==> flow/design.v <==
(* keep_hierarchy = "yes", use_dsp = "yes" *)
module cordic_final #(
    parameter WIDTH = 32,          
    parameter FRAC = 14,           
    parameter ITER = 16,           
    parameter LOG_ITER = 4,         
    parameter POST_STAGES = 5       
)
(
    input wire                    clk,
    input wire                    rst_n,        
    input wire                    start,        
    input wire signed [WIDTH-1:0] x_in,         
    input wire                    func_select,  
    output reg                    busy,         
    output reg                    done,         
    output reg signed [WIDTH:0] result       
);
    localparam signed [WIDTH-1:0] ONE_Q = (1 << FRAC);         
    localparam signed [WIDTH-1:0] ONE_Q_1 = ONE_Q >> 1;         
    localparam signed [WIDTH-1:0] K_INV_SCALED = 16'sd19784;    
    wire [5:0] shift_lut [0:ITER-1];
    wire signed [WIDTH-1:0] atanh_lut [0:ITER-1];
    reg signed [WIDTH-1:0] x_pipe [0:ITER];
    reg signed [WIDTH-1:0] y_pipe [0:ITER];
    reg signed [WIDTH-1:0] z_pipe [0:ITER];
    reg valid_pipe [0:ITER];
    reg signed [WIDTH-1:0] x_input_pipe [0:POST_STAGES-1];
    reg signed [WIDTH-1:0] y_result_pipe [0:POST_STAGES-1];
    reg func_select_pipe [0:POST_STAGES-1];
    reg valid_post_pipe [0:POST_STAGES-1];
    reg signed [2*WIDTH-1:0] x_squared_pipe [0:POST_STAGES-1];
    reg signed [2*WIDTH-1:0] coeff_term_pipe [0:POST_STAGES-1];
    reg signed [WIDTH-1:0] one_minus_approx_pipe [0:POST_STAGES-1];
    reg signed [2*WIDTH-1:0] final_product_pipe [0:POST_STAGES-1];
    reg signed [WIDTH-1:0] extracted_result_pipe [0:POST_STAGES-1];
    reg [1:0] state, next_state;
    reg [LOG_ITER:0] stage_counter;
    localparam [1:0] IDLE = 2'b00;
    localparam [1:0] PROCESS = 2'b01;
    localparam [1:0] OUTPUT = 2'b10;
    reg signed [WIDTH-1:0] x_input_stored;  
    reg                    func_select_stored;
    integer i;
    assign shift_lut[0]  = 6'd1;   assign shift_lut[1]  = 6'd2;   assign shift_lut[2]  = 6'd3;   assign shift_lut[3]  = 6'd4;
    assign shift_lut[4]  = 6'd4;   assign shift_lut[5]  = 6'd5;   assign shift_lut[6]  = 6'd6;   assign shift_lut[7]  = 6'd7;
    assign shift_lut[8]  = 6'd8;   assign shift_lut[9]  = 6'd9;   assign shift_lut[10] = 6'd10;  assign shift_lut[11] = 6'd11;
    assign shift_lut[12] = 6'd12;  assign shift_lut[13] = 6'd13;  assign shift_lut[14] = 6'd13;  assign shift_lut[15] = 6'd14;
    assign atanh_lut[0]  = 16'sd9000;   assign atanh_lut[1]  = 16'sd4185;   assign atanh_lut[2]  = 16'sd2059;   assign atanh_lut[3]  = 16'sd1025;
    assign atanh_lut[4]  = 16'sd1025;   assign atanh_lut[5]  = 16'sd512;    assign atanh_lut[6]  = 16'sd256;    assign atanh_lut[7]  = 16'sd128;
    assign atanh_lut[8]  = 16'sd64;     assign atanh_lut[9]  = 16'sd32;     assign atanh_lut[10] = 16'sd16;     assign atanh_lut[11] = 16'sd8;
    assign atanh_lut[12] = 16'sd4;      assign atanh_lut[13] = 16'sd2;      assign atanh_lut[14] = 16'sd2;      assign atanh_lut[15] = 16'sd1;
    genvar stage;
    generate 
        for (stage = 0; stage < ITER; stage = stage + 1) 
        begin : cordic_pipeline
            wire z_positive;
            wire [5:0] current_shift;
            wire signed [WIDTH-1:0] x_shifted;
            wire signed [WIDTH-1:0] y_shifted;
            wire signed [WIDTH-1:0] atanh_val;
            assign z_positive = ~z_pipe[stage][WIDTH-1];
            assign current_shift = shift_lut[stage];
            assign x_shifted = x_pipe[stage] >>> current_shift;
            assign y_shifted = y_pipe[stage] >>> current_shift;
            assign atanh_val = atanh_lut[stage];
            always @(posedge clk or negedge rst_n) begin
                if (!rst_n) begin
                    x_pipe[stage+1] <= {WIDTH{1'b0}};
                    y_pipe[stage+1] <= {WIDTH{1'b0}};
                    z_pipe[stage+1] <= {WIDTH{1'b0}};
                    valid_pipe[stage+1] <= 1'b0;
                end else begin
                    (* use_dsp = "yes" *) x_pipe[stage+1] <= z_positive ? (x_pipe[stage] + y_shifted) : (x_pipe[stage] - y_shifted);
                    (* use_dsp = "yes" *) y_pipe[stage+1] <= z_positive ? (y_pipe[stage] + x_shifted) : (y_pipe[stage] - x_shifted);
                    (* use_dsp = "yes" *) z_pipe[stage+1] <= z_positive ? (z_pipe[stage] - atanh_val) : (z_pipe[stage] + atanh_val);
                    valid_pipe[stage+1] <= valid_pipe[stage];
                end
            end
        end
    endgenerate
    always @(posedge clk or negedge rst_n) begin
        if (!rst_n) begin
            x_input_pipe[0] <= {WIDTH{1'b0}};
            y_result_pipe[0] <= {WIDTH{1'b0}};
            func_select_pipe[0] <= 1'b0;
            valid_post_pipe[0] <= 1'b0;
            x_squared_pipe[0] <= {(2*WIDTH){1'b0}};
        end else begin
            x_input_pipe[0] <= x_input_stored;
            y_result_pipe[0] <= y_pipe[ITER];
            func_select_pipe[0] <= func_select_stored;
            valid_post_pipe[0] <= valid_pipe[ITER];
            (* use_dsp = "yes" *) x_squared_pipe[0] <= $signed(x_input_stored) * $signed(x_input_stored);
        end
    end
    always @(posedge clk or negedge rst_n) begin
        if (!rst_n) begin
            x_input_pipe[1] <= {WIDTH{1'b0}};
            y_result_pipe[1] <= {WIDTH{1'b0}};
            func_select_pipe[1] <= 1'b0;
            valid_post_pipe[1] <= 1'b0;
            coeff_term_pipe[1] <= {(2*WIDTH){1'b0}};
        end else begin
            x_input_pipe[1] <= x_input_pipe[0];
            y_result_pipe[1] <= y_result_pipe[0];
            func_select_pipe[1] <= func_select_pipe[0];
            valid_post_pipe[1] <= valid_post_pipe[0];
            (* use_dsp = "yes" *) coeff_term_pipe[1] <= (x_squared_pipe[0] * 23900) >>> 30;
        end
    end
    always @(posedge clk or negedge rst_n) begin
        if (!rst_n) begin
            x_input_pipe[2] <= {WIDTH{1'b0}};
            y_result_pipe[2] <= {WIDTH{1'b0}};
            func_select_pipe[2] <= 1'b0;
            valid_post_pipe[2] <= 1'b0;
            one_minus_approx_pipe[2] <= {WIDTH{1'b0}};
        end else begin
            x_input_pipe[2] <= x_input_pipe[1];
            y_result_pipe[2] <= y_result_pipe[1];
            func_select_pipe[2] <= func_select_pipe[1];
            valid_post_pipe[2] <= valid_post_pipe[1];
            (* use_dsp = "yes" *) one_minus_approx_pipe[2] <= ONE_Q - coeff_term_pipe[1][WIDTH-1:0];
        end
    end
    always @(posedge clk or negedge rst_n) begin
        if (!rst_n) begin
            x_input_pipe[3] <= {WIDTH{1'b0}};
            y_result_pipe[3] <= {WIDTH{1'b0}};
            func_select_pipe[3] <= 1'b0;
            valid_post_pipe[3] <= 1'b0;
            final_product_pipe[3] <= {(2*WIDTH){1'b0}};
        end else begin
            x_input_pipe[3] <= x_input_pipe[2];
            y_result_pipe[3] <= y_result_pipe[2];
            func_select_pipe[3] <= func_select_pipe[2];
            valid_post_pipe[3] <= valid_post_pipe[2];
            (* use_dsp = "yes" *) final_product_pipe[3] <= $signed(y_result_pipe[2]) * $signed(one_minus_approx_pipe[2]);
        end
    end
    always @(posedge clk or negedge rst_n) begin
        if (!rst_n) begin
            x_input_pipe[4] <= {WIDTH{1'b0}};
            y_result_pipe[4] <= {WIDTH{1'b0}};
            func_select_pipe[4] <= 1'b0;
            valid_post_pipe[4] <= 1'b0;
            extracted_result_pipe[4] <= {WIDTH{1'b0}};
        end else begin
            x_input_pipe[4] <= x_input_pipe[3];
            y_result_pipe[4] <= y_result_pipe[3];
            func_select_pipe[4] <= func_select_pipe[3];
            valid_post_pipe[4] <= valid_post_pipe[3];
            (* use_dsp = "yes" *) extracted_result_pipe[4] <= final_product_pipe[3] >>> FRAC;
        end
    end
    always @(*) begin
        case (state)
            IDLE: next_state = start ? PROCESS : IDLE;
            PROCESS: next_state = (stage_counter >= ITER + POST_STAGES + 3) ? OUTPUT : PROCESS; 
            OUTPUT: next_state = IDLE;
            default: next_state = IDLE;
        endcase
    end  
    always @(posedge clk or negedge rst_n) begin
        if (!rst_n) begin
            state <= IDLE;
            busy <= 1'b0;
            done <= 1'b0;
            result <= {WIDTH{1'b0}};
            stage_counter <= {(LOG_ITER+1){1'b0}};
            x_pipe[0] <= {WIDTH{1'b0}};
            y_pipe[0] <= {WIDTH{1'b0}};
            z_pipe[0] <= {WIDTH{1'b0}};
            valid_pipe[0] <= 1'b0;
            x_input_stored <= {WIDTH{1'b0}};
            func_select_stored <= 1'b0;
        end else begin
            state <= next_state;
            done <= 1'b0;  
            case (state)
                IDLE: begin
                    busy <= 1'b0;
                    stage_counter <= {(LOG_ITER+1){1'b0}};
                    if (start) begin
                        x_pipe[0] <= K_INV_SCALED;  
                        y_pipe[0] <= {WIDTH{1'b0}}; 
                        func_select_stored <= func_select;
                        if (func_select) begin  
                            z_pipe[0] <= x_in; 
                            x_input_stored <= x_in;
                        end else begin  
                            z_pipe[0] <= $signed(x_in) >>> 1; 
                            x_input_stored <= $signed(x_in) >>> 1;
                        end
                        valid_pipe[0] <= 1'b1;
                        busy <= 1'b1;
                        stage_counter <= {(LOG_ITER+1){1'b0}};
                    end
                end
                PROCESS: begin
                    stage_counter <= stage_counter + 1'b1;
                end
                OUTPUT: begin
                    busy <= 1'b0;
                    if (valid_post_pipe[POST_STAGES-1]) begin
                        if (func_select_pipe[POST_STAGES-1]) begin
                            result <= extracted_result_pipe[POST_STAGES-1];
                        end else begin
                            result <= (extracted_result_pipe[POST_STAGES-1] + ONE_Q) >>> 1;
                        end
                        done <= 1'b1;
                    end
                end
                default: begin
                    state <= IDLE;
                end
            endcase
        end
    end
endmodule                      
Ticket comment

Reports on cordic_final
Each step is given for the RTL above and for the edited RTL. Lines under "unedited" count in the file above, lines under "edited" in the edited file. "change" is "edited" less "unedited", of the values as shown; "relative change" is that difference over "unedited", in percent. Operators carry their Yosys type and port widths (W data, S select, Z words). Cell names lack the library's common part. The mark - stands for no value.

Top module: cordic_final. Clock: clk. Cell library: sky130hd. Corner: tt_025C_1v80.

Diff
The edit as a unified diff against the file above. A script made this edit. It changes what the design does and was not meant as an optimisation.

```diff
@@ -3,5 +3,5 @@
     parameter WIDTH = 32,          
     parameter FRAC = 14,           
-    parameter ITER = 16,           
+    parameter ITER = 12,           
     parameter LOG_ITER = 4,         
     parameter POST_STAGES = 5       
```

Elaborated design
Source: Yosys, flattened and elaborated. Widths are those after wreduce. Registers that Yosys merges into a memory's read port (data or address) are not register bits. Print and check cells do not count.

Storage and ports: elaborated cells (unedited 249, edited 197, change -52, relative change -20.88%); input port bits (unedited 36, edited 36, change 0, relative change 0.00%); register bits after elaboration (unedited 1846, edited 1458, change -388, relative change -21.02%); output and inout port bits (unedited 35, edited 35, change 0, relative change 0.00%).

Operators by class: eq/ne operators (unedited 2, edited 2, change 0, relative change 0.00%); $lt $le $gt $ge (unedited 1, edited 1, change 0, relative change 0.00%); mux-type cells (unedited 56, edited 44, change -12, relative change -21.43%); multipliers (unedited 3, edited 3, change 0, relative change 0.00%); reductions and logical operators (unedited 6, edited 6, change 0, relative change 0.00%); add/sub/neg operators (unedited 92, edited 68, change -24, relative change -26.09%).

Operator list: $mux W32 (unedited 45, edited 33, change -12, relative change -26.67%); $add A32 B19 Y32 (unedited 4, edited 0, change -4, relative change -100.00%); $sub A32 B19 Y32 (unedited 4, edited 0, change -4, relative change -100.00%); $add A32 B20 Y32 (unedited 2, edited 0, change -2, relative change -100.00%); $add A32 B3 Y32 const B (unedited 2, edited 0, change -2, relative change -100.00%); $sub A32 B20 Y32 (unedited 2, edited 0, change -2, relative change -100.00%); $sub A32 B3 Y32 const B (unedited 2, edited 0, change -2, relative change -100.00%); $add A32 B21 Y32 (unedited 2, edited 1, change -1, relative change -50.00%); $sub A32 B21 Y32 (unedited 2, edited 1, change -1, relative change -50.00%); $add A32 B18 Y32 (unedited 1, edited 0, change -1, relative change -100.00%); $add A32 B4 Y32 const B (unedited 1, edited 0, change -1, relative change -100.00%); $add A32 B5 Y32 const B (unedited 1, edited 0, change -1, relative change -100.00%); $sub A32 B18 Y32 (unedited 1, edited 0, change -1, relative change -100.00%); $sub A32 B4 Y32 const B (unedited 1, edited 0, change -1, relative change -100.00%); $sub A32 B5 Y32 const B (unedited 1, edited 0, change -1, relative change -100.00%); $add A32 B28 Y32 (unedited 4, edited 4, change 0, relative change 0.00%); $mux W1 (unedited 4, edited 4, change 0, relative change 0.00%); $sub A32 B28 Y32 (unedited 4, edited 4, change 0, relative change 0.00%); $add A32 B12 Y32 const B (unedited 2, edited 2, change 0, relative change 0.00%); $add A32 B22 Y32 (unedited 2, edited 2, change 0, relative change 0.00%); $add A32 B23 Y32 (unedited 2, edited 2, change 0, relative change 0.00%); $add A32 B24 Y32 (unedited 2, edited 2, change 0, relative change 0.00%); $add A32 B25 Y32 (unedited 2, edited 2, change 0, relative change 0.00%); $add A32 B26 Y32 (unedited 2, edited 2, change 0, relative change 0.00%); $add A32 B27 Y32 (unedited 2, edited 2, change 0, relative change 0.00%); $add A32 B29 Y32 (unedited 2, edited 2, change 0, relative change 0.00%); $mux W2 (unedited 2, edited 2, change 0, relative change 0.00%); $reduce_and A2 Y1 (unedited 2, edited 2, change 0, relative change 0.00%).

The list need not be complete.

Depth
Depth = most cells in a row (Yosys ltp): at word level without a register or memory, in the mapped netlist without a sequential cell, where the memories' decode and read muxes count.

Logic depth: depth in word-level cells (unedited 4, edited 4, change 0, relative change 0.00%); ABC_AREA (unedited 0, edited 0); gate-level depth with buffers (unedited 34, edited 32, change -2, relative change -5.88%); gate-level depth less buffers (unedited 33, edited 30, change -3, relative change -9.09%).

After synthesis
Yosys stat after the flow's synthesis: flattened, memories mapped to cells. It holds for the ABC_AREA given above (unset counts as 0); a run with the other value may have another netlist.

Mapped netlist: chip area (Yosys) (um^2) (unedited 185208.9, edited 155182.6, change -30026.3, relative change -16.21%); flip-flops (unedited 1733, edited 1334, change -399, relative change -23.02%); sequential area (um^2) (unedited 43367.8, edited 33383.3, change -9984.5, relative change -23.02%); buffers (unedited 432, edited 396, change -36, relative change -8.33%); cells in the netlist (unedited 19556, edited 16165, change -3391, relative change -17.34%).

Cell types: dfrtp_1 (unedited 1732, edited 1333, change -399, relative change -23.04%); a21oi_1 (unedited 1397, edited 1019, change -378, relative change -27.06%); ha_1 (unedited 1900, edited 1536, change -364, relative change -19.16%); nor2_1 (unedited 1435, edited 1084, change -351, relative change -24.46%); xnor2_1 (unedited 1451, edited 1152, change -299, relative change -20.61%); inv_1 (unedited 2951, edited 2714, change -237, relative change -8.03%); nand2_1 (unedited 1436, edited 1240, change -196, relative change -13.65%); o21ai_0 (unedited 593, edited 440, change -153, relative change -25.80%); a21o_1 (unedited 446, edited 326, change -120, relative change -26.91%); xor2_1 (unedited 389, edited 293, change -96, relative change -24.68%); nor2b_1 (unedited 221, edited 130, change -91, relative change -41.18%); nand3_1 (unedited 217, edited 138, change -79, relative change -36.41%); nor3_1 (unedited 344, edited 270, change -74, relative change -21.51%); o21bai_1 (unedited 190, edited 131, change -59, relative change -31.05%); and3_1 (unedited 119, edited 68, change -51, relative change -42.86%); a211oi_1 (unedited 121, edited 72, change -49, relative change -40.50%); a21boi_0 (unedited 83, edited 37, change -46, relative change -55.42%); mux2i_1 (unedited 143, edited 103, change -40, relative change -27.97%).

The list need not be complete.

Path before layout
Source: OpenSTA report_checks on the synthesized netlist (no wires, ideal clock, input and output delay 20% of the period each), path of least setup slack; recovery checks are left aside. Register names are those of the netlist, which keeps one name where synthesis merged equal registers.

Path post-synthesis: path type (unedited flip-flop to flip-flop, edited flip-flop to flip-flop); start point (unedited register (no name shown), edited register (no name shown)); end point (unedited register x_squared_pipe[0][59], edited register x_squared_pipe[0][56]); path delay (ns) (unedited 8.796, edited 9.252, change +0.456, relative change +5.18%); required time (ns) (unedited 11.864, edited 11.876, change +0.012, relative change +0.10%); setup slack (ns) (unedited 3.205, edited 2.748, change -0.457); library setup time (ns) (unedited 0.136, edited 0.124, change -0.012); time at the first pin (ns) (unedited 0.000, edited 0.000, change 0.000); clock period (ns) (unedited 12.0, edited 12.0, change 0.0, relative change 0.00%); path buffers (unedited 2, edited 0, change -2, relative change -100.00%); stages on the path (unedited 31, edited 30, change -1, relative change -3.23%); arrival time (ns) (unedited 8.660, edited 9.128, change +0.468, relative change +5.40%); synthesis period reached (ns) (unedited 8.795, edited 9.252, change +0.457, relative change +5.20%).

"path delay" = arrival - input delay + setup time. "stages on the path": output pins that drive a net of the path, with the launching flip-flop's if there is one; two outputs of one cell count as two. "synthesis period reached" = period - worst setup slack (recovery checks aside). The figure is calculated, with input and output delays left at 20% of the set period. The rows between start and end are the longest chain of elaborated cells between them; the timing report does not say that the signal goes this way. Where chains are equally long, one stands for them. A line is the first line of the expression or statement that the cell stems from. Yosys adds cells for indexed reads and writes and turns some case tables into memories.

Between the ends, post-synthesis, unedited:
Cell sequence: dfrtp_1 > clkbuf_1 > nand2_1 > inv_1 > fa_1 > inv_1 > fa_1 > inv_1 > fa_1 > inv_1 > fa_1 > inv_1 > fa_1 > fa_1 > inv_1 > fa_1 > fa_1 > inv_1 > ha_1 > clkbuf_1 > nand2_1 > nand2_1 > a21o_1 > a21oi_1 > o21ai_0 > a21o_1 > a21oi_1 > a21boi_1 > or3_1 > a2111oi_0 > nor3_1. The figure for length of the longest elaborated chain is 1. For elaborated cells between the ends (all ways) the number is 1. For source lines of those cells the number is 1. Classes of those cells: mul (1).

Ends and longest elaborated chain, post-synthesis, unedited: $mul A32 B32 Y64 (RTL line 94) `(* use_dsp = "yes" *) x_squared_pipe[0] <= $signed(x_input_stored) * $signed(x_input_stored);`; to (assign) (RTL line 88) `x_squared_pipe[0] <= {(2*WIDTH){1'b0}};`; to (assign) (RTL line 94); to (decl) (RTL line 32) `reg signed [2*WIDTH-1:0] x_squared_pipe [0:POST_STAGES-1];`.

Between the ends, post-synthesis, edited:
Cell sequence: dfrtp_1 > inv_1 > nor2_1 > xnor2_1 > ha_1 > inv_1 > fa_1 > inv_1 > fa_1 > inv_1 > fa_1 > inv_1 > fa_1 > fa_1 > fa_1 > fa_1 > ha_1 > nand2_1 > or3_1 > or3_1 > nor3_1 > o211ai_1 > a21oi_1 > nor3_1 > o31ai_1 > nand2_1 > o21ai_1 > a21o_1 > a21oi_1 > xnor2_1. The figure for length of the longest elaborated chain is 1. For elaborated cells between the ends (all ways) the number is 1. For source lines of those cells the number is 1. Classes of those cells: mul (1).

Ends and longest elaborated chain, post-synthesis, edited: $mul A32 B32 Y64 (RTL line 94) `(* use_dsp = "yes" *) x_squared_pipe[0] <= $signed(x_input_stored) * $signed(x_input_stored);`; to (assign) (RTL line 88) `x_squared_pipe[0] <= {(2*WIDTH){1'b0}};`; to (assign) (RTL line 94); to (decl) (RTL line 32) `reg signed [2*WIDTH-1:0] x_squared_pipe [0:POST_STAGES-1];`.

Worst path after layout
From the final timing report of the runs of set A: the path of least setup slack in the routed layout; clock arrival at registers is part of the times.

Path after layout: path type (unedited flip-flop to flip-flop, edited flip-flop to flip-flop); start point (unedited register (no name shown), edited register (no name shown)); end point (unedited register x_squared_pipe[0][59], edited register x_squared_pipe[0][58]); clock period (ns) (unedited 10.1, edited 10.1, change 0.0, relative change 0.00%); time at the first pin (ns) (unedited 0.94, edited 0.83, change -0.11, relative change -11.70%); required time (ns) (unedited 10.85, edited 10.82, change -0.03, relative change -0.28%); setup slack (ns) (unedited 0.97, edited 1.21, change +0.24); library setup time (ns) (unedited 0.13, edited 0.09, change -0.04); stages on the path (unedited 28, edited 30, change +2, relative change +7.14%); arrival time (ns) (unedited 9.88, edited 9.61, change -0.27, relative change -2.73%); path buffers (unedited 2, edited 0, change -2, relative change -100.00%).

The rows between start and end are the longest chain of elaborated cells between them; the timing report does not say that the signal goes this way. Where chains are equally long, one stands for them.

Between the ends, after layout, unedited:
Cell sequence: dfrtp_1 > inv_1 > buf_4 > nor2_1 > inv_1 > fa_1 > fa_1 > fa_1 > fa_1 > inv_1 > fa_1 > fa_1 > fa_1 > inv_1 > fa_1 > inv_1 > ha_1 > a21o_1 > a21oi_1 > o21ai_0 > o21ai_1 > a21oi_1 > o41ai_1 > buf_4 > a21boi_1 > or3_1 > a2111oi_0 > nor3_1. The figure for length of the longest elaborated chain is 1. For elaborated cells between the ends (all ways) the number is 1. For source lines of those cells the number is 1. Classes of those cells: mul (1).

Ends and longest elaborated chain, after layout, unedited: $mul A32 B32 Y64 (RTL line 94) `(* use_dsp = "yes" *) x_squared_pipe[0] <= $signed(x_input_stored) * $signed(x_input_stored);`; to (assign) (RTL line 88) `x_squared_pipe[0] <= {(2*WIDTH){1'b0}};`; to (assign) (RTL line 94); to (decl) (RTL line 32) `reg signed [2*WIDTH-1:0] x_squared_pipe [0:POST_STAGES-1];`.

Between the ends, after layout, edited:
Cell sequence: dfrtp_2 > inv_1 > nor2_1 > xnor2_1 > ha_1 > inv_1 > fa_1 > inv_1 > fa_1 > inv_1 > fa_1 > inv_1 > fa_1 > fa_1 > fa_1 > fa_1 > ha_1 > nand2_1 > or3_1 > or3_1 > nor3_1 > o211ai_1 > a21oi_1 > nor3_1 > o31ai_1 > nand2_1 > o21ai_1 > nand2_1 > o21ai_1 > xor2_1. The figure for length of the longest elaborated chain is 1. For elaborated cells between the ends (all ways) the number is 1. For source lines of those cells the number is 1. Classes of those cells: mul (1).

Ends and longest elaborated chain, after layout, edited: $mul A32 B32 Y64 (RTL line 94) `(* use_dsp = "yes" *) x_squared_pipe[0] <= $signed(x_input_stored) * $signed(x_input_stored);`; to (assign) (RTL line 88) `x_squared_pipe[0] <= {(2*WIDTH){1'b0}};`; to (assign) (RTL line 94); to (decl) (RTL line 32) `reg signed [2*WIDTH-1:0] x_squared_pipe [0:POST_STAGES-1];`.

Layout results
Runs of the flow (Yosys, OpenROAD) on both versions; the two runs of a pair have the same settings. The constraints put input and output delay at 20% of the set period each and load the outputs with 0.01 pF.

Settings, set A:
Under CORE_UTILIZATION stands 40. For period_ns the number is 10.1. The entry for CAP_MARGIN reads 20. CORE_MARGIN: 2. The figure for SLEW_MARGIN is 20.

Results, set A: setup slack of the worst path (ns) (unedited 0.975, edited 1.209, change +0.234); area inside the die boundary (um^2) (unedited 468479.0, edited 392953.0, change -75526.0, relative change -16.12%); clock period reached (ns) (unedited 9.125, edited 8.891, change -0.234, relative change -2.56%); utilization (%) (unedited 43.6, edited 43.5, change -0.1); worst hold slack (ns) (unedited 0.287, edited 0.296, change +0.009); final setup TNS (ns) (unedited 0.000, edited 0.000, change 0.000); mapped cell area after synthesis (um^2) (unedited 185208.9, edited 155182.6, change -30026.3, relative change -16.21%); standard-cell area of the final layout (um^2) (unedited 200826.0, edited 167872.0, change -32954.0, relative change -16.41%); total power of the final layout (uW) (unedited 15092, edited 11555, change -3537, relative change -23.44%).

Settings, set B:
CELL_PAD_IN_SITES_DETAIL_PLACEMENT: 1. For CORE_ASPECT_RATIO the number is 1.65. Under CORE_UTILIZATION stands 21. CTS_CLUSTER_SIZE: 42. GPL_TIMING_DRIVEN: 0. MAX_ROUTING_LAYER: met4. The figure for PLACE_DENSITY_LB_ADDON is 0.03. For TNS_END_PERCENT the number is 35. For period_ns the number is 10.5. The entry for CAP_MARGIN reads 20. CORE_MARGIN: 2. The figure for SLEW_MARGIN is 20.

Results, set B: setup slack of the worst path (ns) (unedited 0.471, edited 0.409, change -0.062); area inside the die boundary (um^2) (unedited 889712.0, edited 746073.0, change -143639.0, relative change -16.14%); clock period reached (ns) (unedited 10.029, edited 10.091, change +0.062, relative change +0.62%); utilization (%) (unedited 23.8, edited 23.8, change 0.0); worst hold slack (ns) (unedited 0.296, edited 0.302, change +0.006); final setup TNS (ns) (unedited 0.000, edited 0.000, change 0.000); mapped cell area after synthesis (um^2) (unedited 185208.9, edited 155182.6, change -30026.3, relative change -16.21%); standard-cell area of the final layout (um^2) (unedited 209477.0, edited 175366.0, change -34111.0, relative change -16.28%); total power of the final layout (uW) (unedited 15101, edited 11662, change -3439, relative change -22.77%).

By "clock period reached" is meant the clock period of the run minus its worst setup slack. This is arithmetic on one report: input and output delays are still those of the set period (20% each). "total power of the final layout" is the tool's figure for a default switching activity; nothing was simulated.
